==> flow/design.v <==
module rom
(
     clk_i
    ,rst_i
    ,pc_i
    ,w_rom_data_i
    ,w_rom_addr_i
    ,en_w_rom_i
    ,inst_o
);
    input clk_i;
    input rst_i;
    input [15:0] pc_i;
    input [31:0] w_rom_data_i;
    input [15:0] w_rom_addr_i;
    input en_w_rom_i; 
    output reg [31:0] inst_o;
reg [31:0] ROM[31:0];
integer row;
always @(posedge clk_i) begin
    if (rst_i == 1'b1) begin
        inst_o <= 32'b00010001010000000000000000000000;
        for(row = 0; row <= 31; row = row + 1)
            ROM[row] <= 32'b00010001010000000000000000000000;
    end
    else if (en_w_rom_i == 1'b1) begin
        inst_o <= 32'b00010001000000000000000000000000;
        ROM[w_rom_addr_i[4:0]] <= w_rom_data_i;
    end
    else begin
        inst_o <= ROM[pc_i[4:0]];
    end
end
endmodule
module ram
(
     clk_i
    ,rst_i
    ,en_w_ram_i
    ,w_ram_data_i
    ,w_ram_addr_i
    ,r_ram_addr_i
    ,r_ram_data_o
);
    input clk_i;
    input rst_i;
    input en_w_ram_i;
    input [7:0] w_ram_data_i;
    input [15:0] w_ram_addr_i;
    input [15:0] r_ram_addr_i;
    output reg [7:0] r_ram_data_o;
reg [7:0] RAM[31:0];
integer row;
always @(posedge clk_i) begin
    if (rst_i == 1'b1) begin
        r_ram_data_o <= 0;
        for(row = 0; row <= 31; row = row + 1)
            RAM[row] <= 0;
    end
    else if (en_w_ram_i == 1'b1) begin
        r_ram_data_o <= 0;
        RAM[w_ram_addr_i[4:0]] <= w_ram_data_i;
    end
    else begin
        r_ram_data_o <= RAM[r_ram_addr_i[4:0]];
    end
end
endmodule
module register
(
     clk_i
    ,rst_i
    ,en_w_reg_i
    ,w_reg_data_1_i
    ,w_reg_data_2_i
    ,w_reg_addr_1_i
    ,w_reg_addr_2_i
    ,r_reg_addr_1_i
    ,r_reg_addr_2_i
    ,r_reg_addr_3_i
    ,r_reg_addr_4_i
    ,r_reg_data_1_o
    ,r_reg_data_2_o
    ,r_reg_data_3_o
    ,r_reg_data_4_o
    ,reg_watcher_o
);
    input clk_i;
    input rst_i;
    input en_w_reg_i;
    input [7:0] w_reg_data_1_i;
    input [7:0] w_reg_data_2_i;
    input [4:0] w_reg_addr_1_i;
    input [4:0] w_reg_addr_2_i;
    input [4:0] r_reg_addr_1_i;
    input [4:0] r_reg_addr_2_i;
    input [4:0] r_reg_addr_3_i;
    input [4:0] r_reg_addr_4_i;
    output reg [7:0] r_reg_data_1_o;
    output reg [7:0] r_reg_data_2_o;
    output reg [7:0] r_reg_data_3_o;
    output reg [7:0] r_reg_data_4_o;
    output wire [7:0] reg_watcher_o;
reg [7:0] REG[31:0];  
integer row;
always @(posedge clk_i) begin
    if (rst_i == 1'b1) begin
        r_reg_data_1_o <= 0;
        r_reg_data_2_o <= 0;
        r_reg_data_3_o <= 0;
        r_reg_data_4_o <= 0;
        for(row = 0; row <= 31; row = row + 1)
            REG[row] <= 0;
    end
    else if (en_w_reg_i == 1'b1) begin
        r_reg_data_1_o <= 0;
        r_reg_data_2_o <= 0;
        r_reg_data_3_o <= 0;
        r_reg_data_4_o <= 0;
        REG[w_reg_addr_1_i] <= w_reg_data_1_i;
        REG[w_reg_addr_2_i] <= w_reg_data_2_i;
    end
    else begin
        r_reg_data_1_o <= REG[r_reg_addr_1_i];
        r_reg_data_2_o <= REG[r_reg_addr_2_i];
        r_reg_data_3_o <= REG[r_reg_addr_3_i];
        r_reg_data_4_o <= REG[r_reg_addr_4_i];
    end
end
assign reg_watcher_o = REG[5'd22];
endmodule
module inst_mode
(
     clk_i
    ,rst_i
    ,mode_sel_i
    ,imm_inst_i
    ,rom_inst_i
    ,inst_o
);
    input clk_i;
    input rst_i;
    input mode_sel_i;
    input [31:0] imm_inst_i;
    input [31:0] rom_inst_i;
    output [31:0] inst_o;
reg [1:0] bubble_counter;
always @(posedge clk_i) begin
    if (rst_i == 1'b1) begin
        bubble_counter <= 0;
    end
    else if(mode_sel_i == 1'b1) begin
        if (bubble_counter == 3) begin
            bubble_counter <= 0;
        end
        else begin
            bubble_counter <= bubble_counter + 1;
        end
    end
    else begin
        bubble_counter <= 0;
    end
end
assign inst_o = (bubble_counter == 0)?((mode_sel_i)?rom_inst_i:imm_inst_i):32'b00010001000000000000000000000000;
endmodule
module decode
(
     inst_i
    ,alu_o
    ,pc_o
    ,reg_o
    ,imm_o
    ,mem_o
    ,reg_addr_1_o
    ,reg_addr_2_o
    ,reg_addr_3_o
    ,reg_addr_4_o
    ,ram_addr_o
    ,imm_data_1_o
    ,imm_data_2_o
    ,npu_ram_addr_o
    ,npu_w_reg_addr_o
);
    input [31:0] inst_i;
    output [7:0] alu_o;
    output [1:0] pc_o;
    output [1:0] reg_o;
    output imm_o;
    output mem_o;
    output [4:0] reg_addr_1_o;
    output [4:0] reg_addr_2_o;
    output [4:0] reg_addr_3_o;
    output [4:0] reg_addr_4_o;
    output [15:0] ram_addr_o;
    output [7:0] imm_data_1_o;
    output [7:0] imm_data_2_o;
    output [7:0] npu_ram_addr_o;
    output [4:0] npu_w_reg_addr_o;
function [4:0] reg_addr_1;
    input [31:0] inst_i;
    case(inst_i[19])
        1'b1: begin
            case(inst_i[31:24])
                8'b00000001: reg_addr_1 = inst_i[9:5];
                8'b00000010: reg_addr_1 = inst_i[9:5];
                8'b00000101: reg_addr_1 = inst_i[9:5];
                8'b00000110: reg_addr_1 = inst_i[9:5];
                8'b00000111: reg_addr_1 = inst_i[9:5];
                8'b00001000: reg_addr_1 = inst_i[9:5];
                8'b00001001: reg_addr_1 = inst_i[9:5];
                8'b00001010: reg_addr_1 = inst_i[9:5];
                default: reg_addr_1 = 8'b00000000;
            endcase
        end
        1'b0: begin
            case(inst_i[31:24])
                8'b00000001: reg_addr_1 = inst_i[17:13];
                8'b00000010: reg_addr_1 = inst_i[17:13];
                8'b00000011: reg_addr_1 = inst_i[17:13];
                8'b00000100: reg_addr_1 = inst_i[17:13];
                8'b00000101: reg_addr_1 = inst_i[17:13];
                8'b00000110: reg_addr_1 = inst_i[17:13];
                8'b00000111: reg_addr_1 = inst_i[17:13];
                8'b00001000: reg_addr_1 = inst_i[17:13];
                8'b00001001: reg_addr_1 = inst_i[17:13];
                8'b00001010: reg_addr_1 = inst_i[17:13];            
                8'b00001011: reg_addr_1 = inst_i[17:13];
                8'b00001101: reg_addr_1 = inst_i[17:13];
                8'b00001110: reg_addr_1 = inst_i[17:13];
                8'b00001111: reg_addr_1 = inst_i[17:13];
                8'b00010000: reg_addr_1 = inst_i[17:13];
                8'b00010001: reg_addr_1 = 8'b00000000;
                8'b00010010:  reg_addr_1 = 5'd27;
                default: reg_addr_1 = 8'b00000000;
            endcase
        end
        default: reg_addr_1 = 8'b00000000;
    endcase
endfunction
function [4:0] reg_addr_2;
    input [31:0] inst_i;
    case(inst_i[19])
        1'b1: begin
            case(inst_i[31:24])
                8'b00000001: reg_addr_2 = inst_i[4:0];
                8'b00000010: reg_addr_2 = inst_i[4:0];
                8'b00000101: reg_addr_2 = inst_i[4:0];
                8'b00000110: reg_addr_2 = inst_i[4:0];
                8'b00001000: reg_addr_2 = inst_i[4:0];
                8'b00001001: reg_addr_2 = inst_i[4:0];
                default: reg_addr_2 = 8'b00000000;
            endcase
        end
        1'b0: begin
            case(inst_i[31:24])
                8'b00000001: reg_addr_2 = inst_i[12:8];
                8'b00000010: reg_addr_2 = inst_i[12:8];
                8'b00000011: reg_addr_2 = inst_i[12:8];
                8'b00000100: reg_addr_2 = inst_i[12:8];
                8'b00000101: reg_addr_2 = inst_i[12:8];
                8'b00000110: reg_addr_2 = inst_i[12:8];
                8'b00000111: reg_addr_2 = inst_i[12:8];
                8'b00001000: reg_addr_2 = inst_i[12:8];
                8'b00001001: reg_addr_2 = inst_i[12:8];
                8'b00001010: reg_addr_2 = inst_i[12:8];            
                8'b00001011: reg_addr_2 = inst_i[12:8];
                8'b00001101: reg_addr_2 = inst_i[12:8];
                8'b00001110: reg_addr_2 = inst_i[12:8];
                8'b00001111: reg_addr_2 = inst_i[12:8];
                8'b00010000: reg_addr_2 = inst_i[12:8];
                8'b00010001: reg_addr_2 = 8'b00000000;
                default: reg_addr_2 = 8'b00000000;
            endcase
        end
        default: reg_addr_2 = 8'b00000000;
    endcase
endfunction
function [4:0] reg_addr_3;
    input [31:0] inst_i;
    case(inst_i[19])
        1'b1: begin
            case(inst_i[31:24])
                default: reg_addr_3 = 8'b00000000;
            endcase
        end
        1'b0: begin
            case(inst_i[31:24])
                8'b00000001: reg_addr_3 = inst_i[7:3];
                8'b00000010: reg_addr_3 = inst_i[7:3];
                8'b00000011: reg_addr_3 = inst_i[7:3];
                8'b00000100: reg_addr_3 = 5'd24;
                8'b00000101: reg_addr_3 = inst_i[7:3];
                8'b00000110: reg_addr_3 = inst_i[7:3];
                8'b00001000: reg_addr_3 = inst_i[7:3];
                8'b00001001: reg_addr_3 = inst_i[7:3];           
                8'b00001011: reg_addr_3 = inst_i[7:3];
                8'b00001110: reg_addr_3 = 5'd30;
                8'b00001111: reg_addr_3 = 5'd30;
                8'b00010000: reg_addr_3 = inst_i[7:3];
                8'b00010001: reg_addr_3 = 8'b00000000;
                default: reg_addr_3 = 8'b00000000;
            endcase
        end
        default: reg_addr_3 = 8'b00000000;
    endcase
endfunction
function [4:0] reg_addr_4;
    input [31:0] inst_i;
    case(inst_i[19])
        1'b1: begin
            case(inst_i[31:24])
                default: reg_addr_4 = 8'b00000000;
            endcase
        end
        1'b0: begin
            case(inst_i[31:24])
                8'b00000100: reg_addr_4 = 5'd23;
                8'b00001110: reg_addr_4 = 5'd29;
                8'b00001111: reg_addr_4 = 5'd29;
                8'b00010001: reg_addr_4 = 8'b00000000;
                default: reg_addr_4 = 8'b00000000;
            endcase
        end
        default: reg_addr_4 = 8'b00000000;
    endcase
endfunction
function [7:0] imm_data_1;
    input [31:0]inst_i;
    case(inst_i[19])
        1'b1: begin
            case(inst_i[31:24])
                8'b00000001: imm_data_1 = inst_i[17:10];
                8'b00000010: imm_data_1 = inst_i[17:10];
                8'b00000101: imm_data_1 = inst_i[17:10];
                8'b00000110: imm_data_1 = inst_i[17:10];
                8'b00000111: imm_data_1 = inst_i[17:10];
                8'b00001000: imm_data_1 = inst_i[17:10];
                8'b00001001: imm_data_1 = inst_i[17:10];
                8'b00001010: imm_data_1 = inst_i[17:10];
                8'b00001100: imm_data_1 = inst_i[17:10];
                default: imm_data_1 = 8'b00000000;
            endcase
        end
        1'b0: begin
            case(inst_i[31:24])
                default: imm_data_1 = 8'b00000000;
            endcase
        end
        default: imm_data_1 = 8'b00000000;
    endcase
endfunction
function [7:0] imm_data_2;
    input [31:0]inst_i;
    case(inst_i[19])
        1'b1: begin
            case(inst_i[31:24])
                8'b00001100: imm_data_2 = inst_i[9:2];
                default: imm_data_2 = 8'b00000000;
            endcase
        end
        1'b0: begin
            case(inst_i[31:24])
                default: imm_data_2 = 8'b00000000;
            endcase
        end
        default: imm_data_2 = 8'b00000000;
    endcase
endfunction
assign alu_o = inst_i[31:24];
assign pc_o = inst_i[23:22];
assign reg_o = inst_i[21:20];
assign imm_o = inst_i[19];
assign mem_o = inst_i[18];
assign reg_addr_1_o = reg_addr_1(inst_i);
assign reg_addr_2_o = reg_addr_2(inst_i);
assign reg_addr_3_o = reg_addr_3(inst_i);
assign reg_addr_4_o = reg_addr_4(inst_i);
assign ram_addr_o = (alu_o == 8'b00001100)?inst_i[17:2]:8'b00000000;
assign imm_data_1_o = imm_data_1(inst_i);
assign imm_data_2_o = imm_data_2(inst_i);
assign npu_ram_addr_o = inst_i[17:10];
assign npu_w_reg_addr_o = inst_i[9:5];
endmodule
module inst_buffer
(
     clk_i
    ,rst_i
    ,alu_i
    ,pc_i
    ,reg_i
    ,imm_i
    ,mem_i
    ,reg_addr_1_i
    ,reg_addr_2_i
    ,reg_addr_3_i
    ,reg_addr_4_i
    ,ram_addr_i
    ,imm_data_1_i
    ,imm_data_2_i
    ,npu_ram_addr_i
    ,npu_w_reg_addr_i
    ,alu_o
    ,pc_o
    ,reg_o
    ,imm_o
    ,mem_o
    ,reg_addr_1_o
    ,reg_addr_2_o
    ,reg_addr_3_o
    ,reg_addr_4_o
    ,ram_addr_o
    ,imm_data_1_o
    ,imm_data_2_o
    ,npu_ram_addr_o
    ,npu_w_reg_addr_o
);
    input clk_i;
    input rst_i;
    input [7:0] alu_i;
    input [1:0] pc_i;
    input [1:0] reg_i;
    input imm_i;
    input mem_i;
    input [4:0] reg_addr_1_i;
    input [4:0] reg_addr_2_i;
    input [4:0] reg_addr_3_i;
    input [4:0] reg_addr_4_i;
    input [15:0] ram_addr_i;
    input [7:0] imm_data_1_i;
    input [7:0] imm_data_2_i;
    input [7:0] npu_ram_addr_i;
    input [4:0] npu_w_reg_addr_i;
    output reg [7:0] alu_o;
    output reg [1:0] pc_o;
    output reg [1:0] reg_o;
    output reg imm_o;
    output reg mem_o;
    output reg [4:0] reg_addr_1_o;
    output reg [4:0] reg_addr_2_o;
    output reg [4:0] reg_addr_3_o;
    output reg [4:0] reg_addr_4_o;
    output reg [15:0] ram_addr_o;
    output reg [7:0] imm_data_1_o;
    output reg [7:0] imm_data_2_o;
    output reg [7:0] npu_ram_addr_o;
    output reg [4:0] npu_w_reg_addr_o;
always @(posedge clk_i) begin
    if (rst_i == 1'b1) begin
        alu_o <= 0;
        pc_o <= 0;
        reg_o <= 0;
        imm_o <= 0;
        mem_o <= 0;
        reg_addr_1_o <= 0;
        reg_addr_2_o <= 0;
        reg_addr_3_o <= 0;
        reg_addr_4_o <= 0;
        ram_addr_o <= 0;
        npu_ram_addr_o <= 0;
        npu_w_reg_addr_o <= 0;
    end
    else begin
        alu_o <= alu_i;
        pc_o <= pc_i;
        reg_o <= reg_i;
        imm_o <= imm_i;
        mem_o <= mem_i;
        reg_addr_1_o <= reg_addr_1_i;
        reg_addr_2_o <= reg_addr_2_i;
        reg_addr_3_o <= reg_addr_3_i;
        reg_addr_4_o <= reg_addr_4_i;
        ram_addr_o <= ram_addr_i;
        imm_data_1_o <= imm_data_1_i;
        imm_data_2_o <= imm_data_2_i;
        npu_ram_addr_o <= npu_ram_addr_i;
        npu_w_reg_addr_o <= npu_w_reg_addr_i;
    end
end
endmodule
module alu
(
     clk_i
    ,rst_i
    ,mode_sel_i
    ,alu_i
    ,pc_i
    ,reg_i
    ,imm_i
    ,mem_i
    ,reg_addr_1_i
    ,reg_addr_2_i
    ,reg_addr_3_i
    ,reg_addr_4_i
    ,ram_addr_i
    ,imm_data_1_i
    ,imm_data_2_i
    ,r_ram_data_i
    ,r_reg_data_1_i
    ,r_reg_data_2_i
    ,r_reg_data_3_i
    ,r_reg_data_4_i
    ,r_pc_data_i
    ,en_w_reg_o
    ,en_w_ram_o
    ,w_ram_data_o
    ,w_ram_addr_o
    ,w_reg_data_1_o
    ,w_reg_data_2_o
    ,w_reg_addr_1_o
    ,w_reg_addr_2_o
    ,w_pc_data_o
);
    input clk_i;
    input rst_i;
    input mode_sel_i;
    input [7:0] alu_i;
    input [1:0] pc_i;
    input [1:0] reg_i;
    input imm_i;
    input mem_i;
    input [4:0] reg_addr_1_i;
    input [4:0] reg_addr_2_i;
    input [4:0] reg_addr_3_i;
    input [4:0] reg_addr_4_i;
    input [15:0] ram_addr_i;
    input [7:0] imm_data_1_i;
    input [7:0] imm_data_2_i;
    input [7:0] r_ram_data_i;
    input [7:0] r_reg_data_1_i;
    input [7:0] r_reg_data_2_i;
    input [7:0] r_reg_data_3_i;
    input [7:0] r_reg_data_4_i;
    input [15:0] r_pc_data_i;
    output reg en_w_reg_o;
    output reg en_w_ram_o;
    output reg [7:0] w_ram_data_o;
    output reg [15:0] w_ram_addr_o;
    output reg [7:0] w_reg_data_1_o;
    output reg [7:0] w_reg_data_2_o;
    output reg [4:0] w_reg_addr_1_o;
    output reg [4:0] w_reg_addr_2_o;
    output reg [15:0] w_pc_data_o;
wire [15:0] mul_imm_rslt;
wire [15:0] mul_reg_rslt;
wire [15:0] div_rslt;
assign mul_imm_rslt = r_reg_data_1_i * imm_data_1_i;
assign mul_reg_rslt = r_reg_data_1_i * r_reg_data_2_i;
assign div_rslt = ({r_reg_data_1_i, r_reg_data_2_i} == 16'd0) ? 16'hFFFF :
                  {r_reg_data_3_i, r_reg_data_4_i}/{r_reg_data_1_i, r_reg_data_2_i};
always @(posedge clk_i) begin
    if (rst_i == 1'b1) begin
        en_w_reg_o <= 0;
        en_w_ram_o <= 0;
        w_ram_data_o <= 0;
        w_ram_addr_o <= 0;
        w_reg_data_1_o <= 0;
        w_reg_data_2_o <= 0;
        w_reg_addr_1_o <= 0;
        w_reg_addr_2_o <= 0;
        w_pc_data_o <= 0;
    end
    else begin
        case(alu_i)
            8'b00000001: begin
                if (imm_i == 1'b1) begin
                    if (imm_data_1_i[7] == 1 && r_reg_data_1_i[7] == 1) begin
                        w_reg_addr_1_o <= reg_addr_2_i;
                        w_reg_addr_2_o <= 5'd26;
                        w_reg_data_1_o <= imm_data_1_i + r_reg_data_1_i;
                        w_reg_data_2_o <= 8'b11111111;
                    end
                    else begin
                        w_reg_addr_1_o <= reg_addr_2_i;
                        w_reg_addr_2_o <= 5'd26;
                        w_reg_data_1_o <= imm_data_1_i + r_reg_data_1_i;
                        w_reg_data_2_o <= 8'b00000000;
                    end
                end
                else begin
                    if (r_reg_data_2_i[7] == 1 && r_reg_data_1_i[7] == 1) begin
                        w_reg_addr_1_o <= reg_addr_3_i;
                        w_reg_addr_2_o <= 5'd26;
                        w_reg_data_1_o <= r_reg_data_2_i + r_reg_data_1_i;
                        w_reg_data_2_o <= 8'b11111111;
                    end
                    else begin
                        w_reg_addr_1_o <= reg_addr_3_i;
                        w_reg_addr_2_o <= 5'd26;
                        w_reg_data_1_o <= r_reg_data_2_i + r_reg_data_1_i;
                        w_reg_data_2_o <= 8'b00000000;
                    end
                end
                en_w_reg_o <= 1;
                en_w_ram_o <= 0;
                w_ram_data_o <= 0;
                w_ram_addr_o <= 0;
                if (mode_sel_i == 1'b0) begin
                    w_pc_data_o <= r_pc_data_i;
                end
                else begin
                    if (r_pc_data_i >= 31) begin
                        w_pc_data_o <= 0;
                    end
                    else begin
                        w_pc_data_o <= r_pc_data_i + 1;
                    end
                end
            end
            8'b00000010: begin
                if (imm_i == 1'b1) begin
                    w_reg_addr_1_o <= reg_addr_2_i;
                    w_reg_addr_2_o <= 5'd25;
                    w_reg_data_1_o <= r_reg_data_1_i - imm_data_1_i;
                    if (imm_data_1_i <= r_reg_data_1_i) begin
                        w_reg_data_2_o <= 8'b00000000;
                    end
                    else begin
                        w_reg_data_2_o <= 8'b11111111;
                    end
                end
                else begin
                    w_reg_addr_1_o <= reg_addr_3_i;
                    w_reg_addr_2_o <= 5'd25;
                    w_reg_data_1_o <= r_reg_data_1_i - r_reg_data_2_i;
                    if (r_reg_data_2_i <= r_reg_data_1_i) begin
                        w_reg_data_2_o <= 8'b00000000;
                    end
                    else begin
                        w_reg_data_2_o <= 8'b11111111;
                    end
                end
                en_w_reg_o <= 1;
                en_w_ram_o <= 0;
                w_ram_data_o <= 0;
                w_ram_addr_o <= 0;
                if (mode_sel_i == 1'b0) begin
                    w_pc_data_o <= r_pc_data_i;
                end
                else begin
                    if (r_pc_data_i >= 31) begin
                        w_pc_data_o <= 0;
                    end
                    else begin
                        w_pc_data_o <= r_pc_data_i + 1;
                    end
                end
            end
            8'b00000011: begin
                if (imm_i == 1'b1) begin
                    w_reg_addr_1_o <= 5'd24;
                    w_reg_addr_2_o <= 5'd23;
                    w_reg_data_1_o <= mul_imm_rslt[15:8];
                    w_reg_data_2_o <= mul_imm_rslt[7:0];
                end
                else begin
                    w_reg_addr_1_o <= 5'd24;
                    w_reg_addr_2_o <= 5'd23;
                    w_reg_data_1_o <= mul_reg_rslt[15:8];
                    w_reg_data_2_o <= mul_reg_rslt[7:0];
                end
                en_w_reg_o <= 1;
                en_w_ram_o <= 0;
                w_ram_data_o <= 0;
                w_ram_addr_o <= 0;
                if (mode_sel_i == 1'b0) begin
                    w_pc_data_o <= r_pc_data_i;
                end
                else begin
                    if (r_pc_data_i >= 31) begin
                        w_pc_data_o <= 0;
                    end
                    else begin
                        w_pc_data_o <= r_pc_data_i + 1;
                    end
                end
            end
            8'b00000100: begin
                if (imm_i == 1'b1) begin
                    en_w_reg_o <= 0;
                    en_w_ram_o <= 0;
                    w_ram_data_o <= 0;
                    w_ram_addr_o <= 0;
                    w_reg_data_1_o <= 0;
                    w_reg_data_2_o <= 0;
                    w_reg_addr_1_o <= 0;
                    w_reg_addr_2_o <= 0;
                end
                else begin
                    w_reg_addr_1_o <= 5'd24;
                    w_reg_addr_2_o <= 5'd23;
                    w_reg_data_1_o <= div_rslt[15:8];
                    w_reg_data_2_o <= div_rslt[7:0];
                end
                en_w_reg_o <= 1;
                en_w_ram_o <= 0;
                w_ram_data_o <= 0;
                w_ram_addr_o <= 0;
                if (mode_sel_i == 1'b0) begin
                    w_pc_data_o <= r_pc_data_i;
                end
                else begin
                    if (r_pc_data_i >= 31) begin
                        w_pc_data_o <= 0;
                    end
                    else begin
                        w_pc_data_o <= r_pc_data_i + 1;
                    end
                end
            end
            8'b00000101: begin
                if (imm_i == 1'b1) begin
                    w_reg_addr_1_o <= reg_addr_2_i;
                    w_reg_data_1_o <= imm_data_1_i & r_reg_data_1_i;
                end
                else begin
                    w_reg_addr_1_o <= reg_addr_3_i;
                    w_reg_data_1_o <= r_reg_data_2_i & r_reg_data_1_i;
                end
                w_reg_addr_2_o <= 5'd0;
                w_reg_data_2_o <= 8'b00000000;
                en_w_reg_o <= 1;
                en_w_ram_o <= 0;
                w_ram_data_o <= 0;
                w_ram_addr_o <= 0;
                if (mode_sel_i == 1'b0) begin
                    w_pc_data_o <= r_pc_data_i;
                end
                else begin
                    if (r_pc_data_i >= 31) begin
                        w_pc_data_o <= 0;
                    end
                    else begin
                        w_pc_data_o <= r_pc_data_i + 1;
                    end
                end
            end
            8'b00000110: begin
                if (imm_i == 1'b1) begin
                    w_reg_addr_1_o <= reg_addr_2_i;
                    w_reg_data_1_o <= imm_data_1_i | r_reg_data_1_i;
                end
                else begin
                    w_reg_addr_1_o <= reg_addr_3_i;
                    w_reg_data_1_o <= r_reg_data_2_i | r_reg_data_1_i;
                end
                w_reg_addr_2_o <= 5'd0;
                w_reg_data_2_o <= 8'b00000000;
                en_w_reg_o <= 1;
                en_w_ram_o <= 0;
                w_ram_data_o <= 0;
                w_ram_addr_o <= 0;
                if (mode_sel_i == 1'b0) begin
                    w_pc_data_o <= r_pc_data_i;
                end
                else begin
                    if (r_pc_data_i >= 31) begin
                        w_pc_data_o <= 0;
                    end
                    else begin
                        w_pc_data_o <= r_pc_data_i + 1;
                    end
                end
            end
            8'b00000111: begin
                if (imm_i == 1'b1) begin
                    w_reg_addr_1_o <= reg_addr_1_i;
                    w_reg_data_1_o <= ~ imm_data_1_i;
                end
                else begin
                    w_reg_addr_1_o <= reg_addr_2_i;
                    w_reg_data_1_o <= ~ r_reg_data_1_i;
                end
                w_reg_addr_2_o <= 5'd0;
                w_reg_data_2_o <= 8'b00000000;
                en_w_reg_o <= 1;
                en_w_ram_o <= 0;
                w_ram_data_o <= 0;
                w_ram_addr_o <= 0;
                if (mode_sel_i == 1'b0) begin
                    w_pc_data_o <= r_pc_data_i;
                end
                else begin
                    if (r_pc_data_i >= 31) begin
                        w_pc_data_o <= 0;
                    end
                    else begin
                        w_pc_data_o <= r_pc_data_i + 1;
                    end
                end
            end
            8'b00001000: begin
                if (imm_i == 1'b1) begin
                    w_reg_addr_1_o <= reg_addr_2_i;
                    w_reg_data_1_o <= r_reg_data_1_i >> imm_data_1_i;
                end
                else begin
                    w_reg_addr_1_o <= reg_addr_3_i;
                    w_reg_data_1_o <= r_reg_data_1_i >> r_reg_data_2_i;
                end
                w_reg_addr_2_o <= 5'd0;
                w_reg_data_2_o <= 8'b00000000;
                en_w_reg_o <= 1;
                en_w_ram_o <= 0;
                w_ram_data_o <= 0;
                w_ram_addr_o <= 0;
                if (mode_sel_i == 1'b0) begin
                    w_pc_data_o <= r_pc_data_i;
                end
                else begin
                    if (r_pc_data_i >= 31) begin
                        w_pc_data_o <= 0;
                    end
                    else begin
                        w_pc_data_o <= r_pc_data_i + 1;
                    end
                end
            end
            8'b00001001: begin
                if (imm_i == 1'b1) begin
                    w_reg_addr_1_o <= reg_addr_2_i;
                    w_reg_data_1_o <= r_reg_data_1_i << imm_data_1_i;
                end
                else begin
                    w_reg_addr_1_o <= reg_addr_3_i;
                    w_reg_data_1_o <= r_reg_data_1_i << r_reg_data_2_i;
                end
                w_reg_addr_2_o <= 5'd0;
                w_reg_data_2_o <= 8'b00000000;
                en_w_reg_o <= 1;
                en_w_ram_o <= 0;
                w_ram_data_o <= 0;
                w_ram_addr_o <= 0;
                if (mode_sel_i == 1'b0) begin
                    w_pc_data_o <= r_pc_data_i;
                end
                else begin
                    if (r_pc_data_i >= 31) begin
                        w_pc_data_o <= 0;
                    end
                    else begin
                        w_pc_data_o <= r_pc_data_i + 1;
                    end
                end
            end
            8'b00001010: begin
                if (imm_i == 1'b1) begin
                    w_reg_addr_1_o <= reg_addr_1_i;
                    w_reg_data_1_o <= imm_data_1_i;
                end
                else begin
                    w_reg_addr_1_o <= reg_addr_2_i;
                    w_reg_data_1_o <= r_reg_data_1_i;
                end
                w_reg_addr_2_o <= 5'd0;
                w_reg_data_2_o <= 8'b00000000;
                en_w_reg_o <= 1;
                en_w_ram_o <= 0;
                w_ram_data_o <= 0;
                w_ram_addr_o <= 0;
                if (mode_sel_i == 1'b0) begin
                    w_pc_data_o <= r_pc_data_i;
                end
                else begin
                    if (r_pc_data_i >= 31) begin
                        w_pc_data_o <= 0;
                    end
                    else begin
                        w_pc_data_o <= r_pc_data_i + 1;
                    end
                end
            end
            8'b00001011: begin
                if (imm_i == 1'b1) begin
                    en_w_reg_o <= 0;
                    en_w_ram_o <= 0;
                    w_ram_data_o <= 0;
                    w_ram_addr_o <= 0;
                    w_reg_data_1_o <= 0;
                    w_reg_data_2_o <= 0;
                    w_reg_addr_1_o <= 0;
                    w_reg_addr_2_o <= 0;
                end
                else begin
                    w_reg_addr_1_o <= 5'd0;
                    w_reg_data_1_o <= 8'b00000000;
                    w_reg_addr_2_o <= 5'd0;
                    w_reg_data_2_o <= 8'b00000000;
                    en_w_reg_o <= 0;
                    en_w_ram_o <= 1;
                    w_ram_data_o <= r_reg_data_1_i;
                    w_ram_addr_o <= {r_reg_data_2_i,r_reg_data_3_i};
                end
                if (mode_sel_i == 1'b0) begin
                    w_pc_data_o <= r_pc_data_i;
                end
                else begin
                    if (r_pc_data_i >= 31) begin
                        w_pc_data_o <= 0;
                    end
                    else begin
                        w_pc_data_o <= r_pc_data_i + 1;
                    end
                end
            end
            8'b00001100: begin
                if (imm_i == 1'b1) begin
                    en_w_reg_o <= 1;
                    en_w_ram_o <= 0;
                    w_ram_data_o <= 0;
                    w_ram_addr_o <= 0;
                    w_reg_data_1_o <= r_ram_data_i;
                    w_reg_data_2_o <= 5'd0;
                    w_reg_addr_1_o <= 5'd28;
                    w_reg_addr_2_o <= 8'b00000000;
                end
                else begin
                    en_w_reg_o <= 0;
                    en_w_ram_o <= 0;
                    w_ram_data_o <= 0;
                    w_ram_addr_o <= 0;
                    w_reg_data_1_o <= 0;
                    w_reg_data_2_o <= 0;
                    w_reg_addr_1_o <= 0;
                    w_reg_addr_2_o <= 0;
                end
                if (mode_sel_i == 1'b0) begin
                    w_pc_data_o <= r_pc_data_i;
                end
                else begin
                    if (r_pc_data_i >= 31) begin
                        w_pc_data_o <= 0;
                    end
                    else begin
                        w_pc_data_o <= r_pc_data_i + 1;
                    end
                end
            end
            8'b00001101: begin
                if (imm_i == 1'b1) begin
                    en_w_reg_o <= 0;
                    en_w_ram_o <= 0;
                    w_ram_data_o <= 0;
                    w_ram_addr_o <= 0;
                    w_reg_data_1_o <= 0;
                    w_reg_data_2_o <= 0;
                    w_reg_addr_1_o <= 0;
                    w_reg_addr_2_o <= 0;
                    w_pc_data_o <= r_pc_data_i + 1;
                end
                else begin
                    w_pc_data_o <= {r_reg_data_1_i,r_reg_data_2_i};
                end
            end
            8'b00001110: begin
                if (imm_i == 1'b1) begin
                    en_w_reg_o <= 0;
                    en_w_ram_o <= 0;
                    w_ram_data_o <= 0;
                    w_ram_addr_o <= 0;
                    w_reg_data_1_o <= 0;
                    w_reg_data_2_o <= 0;
                    w_reg_addr_1_o <= 0;
                    w_reg_addr_2_o <= 0;
                    w_pc_data_o <= r_pc_data_i + 1;
                end
                else begin
                    if (r_reg_data_1_i == r_reg_data_2_i) begin
                        w_pc_data_o <= {r_reg_data_3_i,r_reg_data_4_i};
                    end
                    else begin
                        w_pc_data_o <= r_pc_data_i + 1;
                    end
                end
            end
            8'b00001111: begin
                if (imm_i == 1'b1) begin
                    en_w_reg_o <= 0;
                    en_w_ram_o <= 0;
                    w_ram_data_o <= 0;
                    w_ram_addr_o <= 0;
                    w_reg_data_1_o <= 0;
                    w_reg_data_2_o <= 0;
                    w_reg_addr_1_o <= 0;
                    w_reg_addr_2_o <= 0;
                    w_pc_data_o <= r_pc_data_i + 1;
                end
                else begin
                    if (r_reg_data_1_i != r_reg_data_2_i) begin
                        w_pc_data_o <= {r_reg_data_3_i,r_reg_data_4_i};
                    end
                    else begin
                        w_pc_data_o <= r_pc_data_i + 1;
                    end
                end
            end
            8'b00010000: begin
                if (imm_i == 1'b1) begin
                    en_w_reg_o <= 0;
                    w_reg_data_1_o <= 0;
                    w_reg_data_2_o <= 0;
                    w_reg_addr_1_o <= 0;
                    w_reg_addr_2_o <= 0;
                end
                else begin
                    en_w_reg_o <= 1;
                    w_reg_data_1_o <= (r_reg_data_1_i > r_reg_data_2_i)?r_reg_data_1_i:r_reg_data_2_i;
                    w_reg_data_2_o <= (r_reg_data_1_i > r_reg_data_2_i)?8'b11111111:8'b00000000;
                    w_reg_addr_1_o <= r_reg_data_3_i;
                    w_reg_addr_2_o <= 5'd31;
                end
                en_w_ram_o <= 0;
                w_ram_data_o <= 0;
                w_ram_addr_o <= 0;
                if (mode_sel_i == 1'b0) begin
                    w_pc_data_o <= r_pc_data_i;
                end
                else begin
                    if (r_pc_data_i >= 31) begin
                        w_pc_data_o <= 0;
                    end
                    else begin
                        w_pc_data_o <= r_pc_data_i + 1;
                    end
                end
            end
            8'b00010001: begin
                en_w_ram_o <= 0;
                en_w_reg_o <= 0;
                w_ram_data_o <= 0;
                w_ram_addr_o <= 0;
                w_reg_data_1_o <= 0;
                w_reg_data_2_o <= 0;
                w_reg_addr_1_o <= 0;
                w_reg_addr_2_o <= 0;
                if (pc_i == 2'b00 || pc_i == 2'b11 || mode_sel_i == 1'b0) begin
                    w_pc_data_o <= r_pc_data_i;
                end
                else begin
                    if (r_pc_data_i >= 31) begin
                        w_pc_data_o <= 0;
                    end
                    else begin
                        w_pc_data_o <= r_pc_data_i + 1;
                    end
                end
            end
            8'b00010010: begin  
                if (imm_i == 1'b1) begin
                    en_w_reg_o <= 0;
                    en_w_ram_o <= 0;
                    w_ram_data_o <= 0;
                    w_ram_addr_o <= 0;
                    w_reg_data_1_o <= 0;
                    w_reg_data_2_o <= 0;
                    w_reg_addr_1_o <= 0;
                    w_reg_addr_2_o <= 0;
                    if (mode_sel_i == 1'b0) begin
                        w_pc_data_o <= r_pc_data_i;
                    end
                    else begin
                        if (r_pc_data_i >= 31) begin
                            w_pc_data_o <= 0;
                        end
                        else begin
                            w_pc_data_o <= r_pc_data_i + 1;
                        end
                    end
                end
                else begin
                    en_w_reg_o <= 0;
                    en_w_ram_o <= 0;
                    w_ram_data_o <= 0;
                    w_ram_addr_o <= 0;
                    w_reg_data_1_o <= 0;
                    w_reg_data_2_o <= 0;
                    w_reg_addr_1_o <= 0;
                    w_reg_addr_2_o <= 0;
                    if (mode_sel_i == 1'b0) begin
                        w_pc_data_o <= r_pc_data_i;
                    end
                    else begin
                        if (r_pc_data_i >= 31) begin
                            w_pc_data_o <= 0;
                        end
                        else begin
                            w_pc_data_o <= r_pc_data_i + 1;
                        end
                    end
                end
            end
            default: begin
                en_w_ram_o <= 0;
                en_w_reg_o <= 0;
                w_ram_data_o <= 0;
                w_ram_addr_o <= 0;
                w_reg_data_1_o <= 0;
                w_reg_data_2_o <= 0;
                w_reg_addr_1_o <= 0;
                w_reg_addr_2_o <= 0;
                if (mode_sel_i == 1'b0) begin
                    w_pc_data_o <= r_pc_data_i;
                end
                else begin
                    if (r_pc_data_i >= 31) begin
                        w_pc_data_o <= 0;
                    end
                    else begin
                        w_pc_data_o <= r_pc_data_i + 1;
                    end
                end
            end
        endcase
    end
end
endmodule
module isc_cpu_top
(
     clk_i
    ,rst_i
    ,rst_rom_i
    ,mode_sel_i
    ,en_w_rom_i
    ,w_rom_addr_i
    ,w_rom_data_i
    ,instruction_i
    ,reg_watcher_o
    ,pc_o
    ,wb_en_o
    ,wb_addr_1_o
    ,wb_data_1_o
    ,wb_addr_2_o
    ,wb_data_2_o
);
    input clk_i;
    input rst_i;
    input rst_rom_i;
    input mode_sel_i;
    input en_w_rom_i;
    input [15:0] w_rom_addr_i;
    input [31:0] w_rom_data_i;
    input [31:0] instruction_i;
    output [7:0] reg_watcher_o;
    output [15:0] pc_o;
    output wb_en_o;
    output [4:0] wb_addr_1_o;
    output [7:0] wb_data_1_o;
    output [4:0] wb_addr_2_o;
    output [7:0] wb_data_2_o;
wire [15:0] pc_s30;
wire [1:0] pc_sgin_s12;
wire [1:0] pc_sgin_s23;
wire [31:0] rom_inst_s12;
wire [31:0] inst_s12;
wire [7:0] alu_s12;
wire [1:0] reg_s12;
wire imm_s12;
wire mem_s12;
wire [4:0] r_reg_addr_1_s12;
wire [4:0] r_reg_addr_2_s12;
wire [4:0] r_reg_addr_3_s12;
wire [4:0] r_reg_addr_4_s12;
wire [15:0] r_ram_addr_s12;
wire [7:0] imm_data_1_s12;
wire [7:0] imm_data_2_s12;
wire [7:0] npu_ram_addr_s12;
wire [4:0] npu_w_reg_addr_s12;
wire [7:0] alu_s23;
wire [1:0] reg_s23;
wire imm_s23;
wire mem_s23;
wire [4:0] r_reg_addr_1_s23;
wire [4:0] r_reg_addr_2_s23;
wire [4:0] r_reg_addr_3_s23;
wire [4:0] r_reg_addr_4_s23;
wire [15:0] r_ram_addr_s23;
wire [7:0] imm_data_1_s23;
wire [7:0] imm_data_2_s23;
wire [7:0] npu_ram_addr_s23;
wire [4:0] npu_w_reg_addr_s23;
wire [7:0] r_reg_data_1;
wire [7:0] r_reg_data_2;
wire [7:0] r_reg_data_3;
wire [7:0] r_reg_data_4;
wire [7:0] r_ram_data;
wire en_w_reg;
wire en_w_ram;
wire [7:0] w_ram_data;
wire [15:0] w_ram_addr;
wire [7:0] w_reg_data_1;
wire [7:0] w_reg_data_2;
wire [4:0] w_reg_addr_1;
wire [4:0] w_reg_addr_2;
rom rom(
     .clk_i(clk_i)
    ,.rst_i(rst_rom_i)
    ,.pc_i(pc_s30)
    ,.w_rom_data_i(w_rom_data_i)
    ,.w_rom_addr_i(w_rom_addr_i)
    ,.en_w_rom_i(en_w_rom_i)
    ,.inst_o(rom_inst_s12)
);
inst_mode inst_mode(
     .clk_i(clk_i)
    ,.rst_i(rst_i)
    ,.mode_sel_i(mode_sel_i)
    ,.imm_inst_i(instruction_i)
    ,.rom_inst_i(rom_inst_s12)
    ,.inst_o(inst_s12)
);
decode decode(
     .inst_i(inst_s12)
    ,.alu_o(alu_s12)
    ,.pc_o(pc_sgin_s12)
    ,.reg_o(reg_s12)
    ,.imm_o(imm_s12)
    ,.mem_o(mem_s12)
    ,.reg_addr_1_o(r_reg_addr_1_s12)
    ,.reg_addr_2_o(r_reg_addr_2_s12)
    ,.reg_addr_3_o(r_reg_addr_3_s12)
    ,.reg_addr_4_o(r_reg_addr_4_s12)
    ,.ram_addr_o(r_ram_addr_s12)
    ,.imm_data_1_o(imm_data_1_s12)
    ,.imm_data_2_o(imm_data_2_s12)
    ,.npu_ram_addr_o(npu_ram_addr_s12)
    ,.npu_w_reg_addr_o(npu_w_reg_addr_s12)
);
ram ram(
     .clk_i(clk_i)
    ,.rst_i(rst_i)
    ,.en_w_ram_i(en_w_ram)
    ,.w_ram_data_i(w_ram_data)
    ,.w_ram_addr_i(w_ram_addr)
    ,.r_ram_addr_i(r_ram_addr_s12)
    ,.r_ram_data_o(r_ram_data)
);
register register(
     .clk_i(clk_i)
    ,.rst_i(rst_i)
    ,.en_w_reg_i(en_w_reg)
    ,.w_reg_data_1_i(w_reg_data_1)
    ,.w_reg_data_2_i(w_reg_data_2)
    ,.w_reg_addr_1_i(w_reg_addr_1)
    ,.w_reg_addr_2_i(w_reg_addr_2)
    ,.r_reg_addr_1_i(r_reg_addr_1_s12)
    ,.r_reg_addr_2_i(r_reg_addr_2_s12)
    ,.r_reg_addr_3_i(r_reg_addr_3_s12)
    ,.r_reg_addr_4_i(r_reg_addr_4_s12)
    ,.r_reg_data_1_o(r_reg_data_1)
    ,.r_reg_data_2_o(r_reg_data_2)
    ,.r_reg_data_3_o(r_reg_data_3)
    ,.r_reg_data_4_o(r_reg_data_4)
    ,.reg_watcher_o(reg_watcher_o)
);
inst_buffer inst_buffer(
     .clk_i(clk_i)
    ,.rst_i(rst_i)
    ,.alu_i(alu_s12)
    ,.pc_i(pc_sgin_s12)
    ,.reg_i(reg_s12)
    ,.imm_i(imm_s12)
    ,.mem_i(mem_s12)
    ,.reg_addr_1_i(r_reg_addr_1_s12)
    ,.reg_addr_2_i(r_reg_addr_2_s12)
    ,.reg_addr_3_i(r_reg_addr_3_s12)
    ,.reg_addr_4_i(r_reg_addr_4_s12)
    ,.ram_addr_i(r_ram_addr_s12)
    ,.imm_data_1_i(imm_data_1_s12)
    ,.imm_data_2_i(imm_data_2_s12)
    ,.npu_ram_addr_i(npu_ram_addr_s12)
    ,.npu_w_reg_addr_i(npu_w_reg_addr_s12)
    ,.alu_o(alu_s23)
    ,.pc_o(pc_sgin_s23)
    ,.reg_o(reg_s23)
    ,.imm_o(imm_s23)
    ,.mem_o(mem_s23)
    ,.reg_addr_1_o(r_reg_addr_1_s23)
    ,.reg_addr_2_o(r_reg_addr_2_s23)
    ,.reg_addr_3_o(r_reg_addr_3_s23)
    ,.reg_addr_4_o(r_reg_addr_4_s23)
    ,.ram_addr_o(r_ram_addr_s23)
    ,.imm_data_1_o(imm_data_1_s23)
    ,.imm_data_2_o(imm_data_2_s23)
    ,.npu_ram_addr_o(npu_ram_addr_s23)
    ,.npu_w_reg_addr_o(npu_w_reg_addr_s23)
);
alu alu(
     .clk_i(clk_i)
    ,.rst_i(rst_i)
    ,.mode_sel_i(mode_sel_i)
    ,.alu_i(alu_s23)
    ,.pc_i(pc_sgin_s23)
    ,.reg_i(reg_s23)
    ,.imm_i(imm_s23)
    ,.mem_i(mem_s23)
    ,.reg_addr_1_i(r_reg_addr_1_s23)
    ,.reg_addr_2_i(r_reg_addr_2_s23)
    ,.reg_addr_3_i(r_reg_addr_3_s23)
    ,.reg_addr_4_i(r_reg_addr_4_s23)
    ,.ram_addr_i(r_ram_addr_s23)
    ,.imm_data_1_i(imm_data_1_s23)
    ,.imm_data_2_i(imm_data_2_s23)
    ,.r_ram_data_i(r_ram_data)
    ,.r_reg_data_1_i(r_reg_data_1)
    ,.r_reg_data_2_i(r_reg_data_2)
    ,.r_reg_data_3_i(r_reg_data_3)
    ,.r_reg_data_4_i(r_reg_data_4)
    ,.r_pc_data_i(pc_s30)
    ,.en_w_reg_o(en_w_reg)
    ,.en_w_ram_o(en_w_ram)
    ,.w_ram_data_o(w_ram_data)
    ,.w_ram_addr_o(w_ram_addr)
    ,.w_reg_data_1_o(w_reg_data_1)
    ,.w_reg_data_2_o(w_reg_data_2)
    ,.w_reg_addr_1_o(w_reg_addr_1)
    ,.w_reg_addr_2_o(w_reg_addr_2)
    ,.w_pc_data_o(pc_s30)
);
assign pc_o = pc_s30;
assign wb_en_o = en_w_reg;
assign wb_addr_1_o = w_reg_addr_1;
assign wb_data_1_o = w_reg_data_1;
assign wb_addr_2_o = w_reg_addr_2;
assign wb_data_2_o = w_reg_data_2;
endmodule
---- Tool chain data of isc_cpu_top ----
The steps from the RTL of isc_cpu_top to its reports follow in flow order.
Line numbers count from 1 in the design file above.
Cell names lack the library's common part.
A cell with - has no value.
design
  design top .............................. isc_cpu_top
  clock ................................... clk_i
  library ................................. sky130hd
  corner .................................. tt_025C_1v80

---- Word level ----
Counts by Yosys on the flattened word-level netlist (proc, flatten, opt, wreduce; memories kept). Print and check cells are left out.
Yosys's memory passes give these memory sizes; they may raise the number of words (mostly to a power of two), join words into wider ones and drop unused or constant bits.
cells by class
  add/sub/neg operators ................... 6
  divide/modulo/power cells ............... 1
  magnitude comparators ................... 4
  bitwise logic cells ..................... 9
  eq/ne operators ......................... 40
  reduce/logical cells .................... 24
  shift-type cells ........................ 4
  multipliers ............................. 2
  muxes and demuxes ....................... 98
operators by type and width
  kind                                                                                   count
  16-bit by 16-bit divider with 16-bit output                                            1
  8-bit by 8-bit multiplier with 16-bit output                                           2
  8-bit two-way mux                                                                      32
  16-bit two-way mux                                                                     9
  8-bit by 4-bit == test with 1-bit output (second input constant)                       16
  32-bit two-way mux                                                                     4
  5-bit two-way mux                                                                      24
  8-bit parallel mux with 13-bit select                                                  1
  5-bit parallel mux with 2-bit select                                                   7
  8-bit by 3-bit == test with 1-bit output (second input constant)                       8
  16-bit parallel mux with 4-bit select                                                  1
  8-bit parallel mux with 6-bit select                                                   1
  5-bit parallel mux with 7-bit select                                                   1
  8-bit by 2-bit == test with 1-bit output (second input constant)                       4
  8-bit by 5-bit == test with 1-bit output (second input constant)                       4
  8-bit parallel mux with 2-bit select                                                   2
  5-bit parallel mux with 6-bit select                                                   1
  23-bit two-way mux                                                                     1
  9-bit OR reduction                                                                     2
  16-bit by 1-bit adder with 16-bit output (second input constant)                       1
  16-bit by 5-bit greater-or-equal comparator with 1-bit output (second input constant)  1
  16-bit zero test                                                                       1
  8-bit by 1-bit == test with 1-bit output (second input constant)                       2
  8-bit adder                                                                            2
  8-bit subtractor                                                                       2
  8-bit less-or-equal comparator                                                         2
  8-bit AND                                                                              2
  8-bit bitwise OR                                                                       2
Not listed: further kinds 26, cells in them 52.
storage and ports
  memories kept ........................... 3
  output and inout bits ................... 51
  elaborated cells ........................ 210
  bits in writable memories ............... 1536
  input bits .............................. 85
  bits in registers ....................... 125
memories
  memory        words  width  line  RTL
  rom.ROM       32     32     18    reg [31:0] ROM[31:0];
  ram.RAM       32     8      52    reg [7:0] RAM[31:0];
  register.REG  32     8      104   reg [7:0] REG[31:0];

---- Longest topological paths ----
Longest topological path by Yosys (ltp), each cell counted once; first at word level (registers and memories cut), then after technology mapping (sequential cells cut; the memories' decode and read muxes count).
depth
  depth after elaboration ................. 7
  ABC_AREA ................................ 0
  mapped depth ............................ 138
  mapped depth without buffers ............ 128

---- Mapped cells and area ----
Yosys stat after the flow's synthesis: flattened, memories mapped to cells. It holds for the ABC_AREA given above (unset counts as 0); a run with the other value may have another netlist.
Totals and module areas in this step are rounded.
cell types
  cell type  count  area in all (um^2)
  edfxtp_1   1448   4.35E+04
  and2_1     1114   6.97E+03
  mux4_2     295    6.64E+03
  mux2i_1    429    4.29E+03
  ha_1       260    3253.12
  dfxtp_1    159    3.18E+03
  a22o_1     280    2.45E+03
  nand2_1    576    2.16E+03
  clkbuf_1   545    2.05E+03
  fa_1       75     1501.44
  nor2_1     396    1.49E+03
  nand3_1    220    1.1E+03
  or3_1      165    1032.24
  o21ai_0    184    920.883
  a21oi_1    171    855.821
  a211oi_1   104    780.749
  inv_1      185    694.416
  mux2_2     58     653.126
Other cell types: 72; their cells: 1223.
synthesis totals
  cell area after synthesis ............... 0.09217 mm^2
  standard cells after synthesis .......... 7887
  buffers ................................. 650
  flip-flops .............................. 1607
  sequential part of the area ............. 0.04666 mm^2
The figures by module come from a second, unflattened synthesis with its own total; it is not the netlist above.
unflattened totals
  cells (unflattened synthesis) ........... 7750
  area (unflattened synthesis) ............ 0.101 mm^2
Rows give one instance, submodules left out.
by module
  module       times used  seq. area (mm^2)  area (mm^2)  cells
  rom          1           0.03139           0.04712      2880
  register     1           0.008328          0.02042      1387
  alu          1           0.001361          0.01728      2327
  ram          1           0.007848          0.01226      789
  inst_buffer  1           0.001742          0.002345     150
  decode       1           0                 0.0009071    138
  inst_mode    1           0.00004           0.0006982    79
  isc_cpu_top  1           0                 0            0

---- Timing after synthesis ----
OpenSTA on the mapped netlist: ideal clock, no wires. The path of least setup slack (recovery checks aside). Input and output delay are each 20% of the period. Register names are those of the netlist, which keeps one name where synthesis merged equal registers.
timing after synthesis
  path kind ............................... register -> register
  start point ............................. register register.r_reg_data_2_o[0]
  end point ............................... register alu.w_reg_data_2_o[0]
  setup slack ............................. 12.716 ns
  library setup time ...................... 0.157 ns
  clock period ............................ 40.0 ns
  driving pins on the path ................ 125
  path delay .............................. 27.284 ns
  path buffers ............................ 10
  launch time at the first pin ............ 0.000 ns
  data arrival time ....................... 27.127 ns
  required time ........................... 39.843 ns
  synthesis period reached ................ 27.284 ns
"path delay" is the arrival time less input delay plus setup time.
"driving pins on the path" counts driving pins, that of a launching flip-flop among them; a cell with two outputs on the path counts twice.
"synthesis period reached" is the clock period less the worst setup slack; recovery checks do not enter. This is arithmetic on one report: input and output delays are still those of the set period (20% each).
Between the ends stands the longest chain of elaborated cells between them, by number of cells; it is not shown to be the way that was timed. Of several equally long chains one is given.
Each line given opens the expression or statement behind the cell; cells for indexed reads and writes are added by Yosys, which also makes memories of some case tables.
At most two assigning lines are given for a register; there are more.
on the way, after synthesis
  path through ............................ dfxtp_1 -> clkinv_1 -> ha_1 -> nor4b_1 -> o21bai_1 -> o21ai_0 -> ha_1 -> o21a_1 -> o21a_1 -> nand2_1 -> mux2_2 -> ha_1 -> or4b_2 -> a21oi_1 -> o21ai_0 -> a21boi_0 -> ha_1 -> o21ai_0 -> (+89 left out) -> nand3_1 -> nand4_1 -> a31oi_1 -> and2_1 -> o21ai_1 -> nand2_1 -> o21a_1 -> ha_1 -> a21o_1 -> a21o_1 -> a21o_1 -> a21oi_1 -> nor2b_1 -> o21ai_0 -> nand2_1 -> nor3_1 -> a21o_1 -> a31oi_1
  cells in the longest elaborated chain ... 4
  elaborated cells between the ends (all ways) .. 13
  classes of those cells .................. mul (1); div (1); compare (2); mux (8); reduce/logical (1)
RTL lines, path after synthesis
  what                                         line  RTL
  start, declared                              100   output reg [7:0] r_reg_data_2_o;
  16-bit by 16-bit divider with 16-bit output  549   {r_reg_data_3_i, r_reg_data_4_i}/{r_reg_data_1_i, r_reg_data_2_i};
  16-bit two-way mux                           548   assign div_rslt = ({r_reg_data_1_i, r_reg_data_2_i} == 16'd0) ? 16'hFFFF :
  8-bit two-way mux                            678   if (imm_i == 1'b1) begin
  8-bit parallel mux with 6-bit select         563   case(alu_i)
  end, assigned                                653   w_reg_data_2_o <= mul_imm_rslt[7:0];
  end, assigned                                659   w_reg_data_2_o <= mul_reg_rslt[7:0];
  end, declared                                539   output reg [7:0] w_reg_data_2_o;

---- Worst path after layout ----
From the final timing report of flow run 1: the path of least setup slack in the routed layout; clock arrival at registers is part of the times.
timing post-layout
  path kind ............................... register -> register
  start point ............................. register register.r_reg_data_2_o[0]
  end point ............................... register alu.w_reg_data_2_o[0]
  path buffers ............................ 12
  required time ........................... 57.42 ns
  library setup time ...................... 0.14 ns
  data arrival time ....................... 38.04 ns
  launch time at the first pin ............ 0.86 ns
  clock period ............................ 56.7 ns
  driving pins on the path ................ 128
  setup slack ............................. 19.37 ns
Between the ends stands the longest chain of elaborated cells between them, by number of cells; it is not shown to be the way that was timed. Of several equally long chains one is given.
At most two assigning lines are given for a register; there are more.
on the way, post-layout
  path through ............................ dfxtp_1 -> clkinv_2 -> ha_1 -> nor4b_1 -> o21bai_1 -> o21ai_0 -> ha_1 -> o21a_1 -> o21a_1 -> nand2_1 -> mux2_2 -> ha_1 -> o21bai_1 -> a21oi_1 -> nand2_1 -> mux2_2 -> ha_1 -> o21ai_0 -> (+92 left out) -> nand3_1 -> nand4_1 -> a31oi_1 -> and2_1 -> o21ai_1 -> nand2_1 -> o21a_1 -> ha_1 -> a21o_1 -> a21o_1 -> a21o_1 -> a21oi_1 -> nor2b_1 -> o21ai_0 -> nand2_1 -> nor3_1 -> a21o_1 -> a31oi_1
  cells in the longest elaborated chain ... 4
  elaborated cells between the ends (all ways) .. 13
  classes of those cells .................. mul (1); div (1); compare (2); mux (8); reduce/logical (1)
RTL lines, path post-layout
  what                                         line  RTL
  start, declared                              100   output reg [7:0] r_reg_data_2_o;
  16-bit by 16-bit divider with 16-bit output  549   {r_reg_data_3_i, r_reg_data_4_i}/{r_reg_data_1_i, r_reg_data_2_i};
  16-bit two-way mux                           548   assign div_rslt = ({r_reg_data_1_i, r_reg_data_2_i} == 16'd0) ? 16'hFFFF :
  8-bit two-way mux                            678   if (imm_i == 1'b1) begin
  8-bit parallel mux with 6-bit select         563   case(alu_i)
  end, assigned                                653   w_reg_data_2_o <= mul_imm_rslt[7:0];
  end, assigned                                659   w_reg_data_2_o <= mul_reg_rslt[7:0];
  end, declared                                539   output reg [7:0] w_reg_data_2_o;

--- measured runs ---
Below are 3 stored runs of the flow (Yosys, OpenROAD; platform sky130hd) on isc_cpu_top, each with its settings and what was measured, unordered. Constraints: input delay and output delay 20% of the set period each, output load 0.01 pF.
"period reached": clock period set for the run, less the worst setup slack. It is reckoned from that one timing run; input and output delays stay at 20% of the period that was set.
"time used up by the worst setup path" is the time allowed to the run's worst setup path (the clock period less input and output delay, where it has them) less its slack. Clock arrival times count: a late capture clock shortens it, a late launch clock lengthens it.
Results are given in rounded form.

---- flow run 1 ----
settings
  ABC_AREA = 0
  CELL_PAD_IN_SITES_DETAIL_PLACEMENT = 0
  CORE_ASPECT_RATIO = 1.21
  CORE_UTILIZATION = 36
  CTS_CLUSTER_DIAMETER = 148
  CTS_CLUSTER_SIZE = 11
  GPL_TIMING_DRIVEN = 0
  MAX_ROUTING_LAYER = met4
  MIN_ROUTING_LAYER = met2
  PLACE_DENSITY_LB_ADDON = 0.08
  SLEW_MARGIN = 5
  TNS_END_PERCENT = 15
  period_ns = 56.7
  CAP_MARGIN = 20
  CORE_MARGIN = 2
results
  netlist area reported by Yosys .......... 0.09217 mm^2
  die size ................................ 0.2601 mm^2
  standard-cell area of the final layout .. 0.1043 mm^2
  final utilization ....................... 40.9%
  worst setup slack after layout .......... 19.37 ns
  total negative setup slack .............. 0.000 ns
  worst-case hold slack ................... 0.475 ns
  period reached .......................... 37.328 ns
  time used up by the worst setup path .... 37.33 ns
  critical path kind ...................... register -> register

---- flow run 2 ----
settings
  CORE_MARGIN = 8
  HOLD_SLACK_MARGIN = 0.06
  period_ns = 40.0
  CAP_MARGIN = 20
  CORE_UTILIZATION = 40
  SLEW_MARGIN = 20
results
  netlist area reported by Yosys .......... 0.09217 mm^2
  die size ................................ 0.246 mm^2
  standard-cell area of the final layout .. 0.1018 mm^2
  final utilization ....................... 44.3%
  worst setup slack after layout .......... 7.158 ns
  total negative setup slack .............. 0.000 ns
  worst-case hold slack ................... 0.462 ns
  period reached .......................... 32.842 ns
  time used up by the worst setup path .... 32.84 ns
  critical path kind ...................... register -> register

---- flow run 3 ----
settings
  ABC_AREA = 1
  CAP_MARGIN = 30
  CELL_PAD_IN_SITES_GLOBAL_PLACEMENT = 2
  CORE_MARGIN = 8
  CORE_UTILIZATION = 40
  CTS_CLUSTER_DIAMETER = 102
  CTS_CLUSTER_SIZE = 58
  MIN_ROUTING_LAYER = met1
  PLACE_DENSITY = 0.6
  SETUP_SLACK_MARGIN = -2.0
  SLEW_MARGIN = 15
  period_ns = 30.9
results
  netlist area reported by Yosys .......... 0.09005 mm^2
  die size ................................ 0.2406 mm^2
  standard-cell area of the final layout .. 0.09709 mm^2
  final utilization ....................... 43.3%
  worst setup slack after layout .......... 1.877 ns
  total negative setup slack .............. 0.000 ns
  worst-case hold slack ................... 0.468 ns
  period reached .......................... 29.023 ns
  time used up by the worst setup path .... 29.02 ns
  critical path kind ...................... register -> register
--- end ---
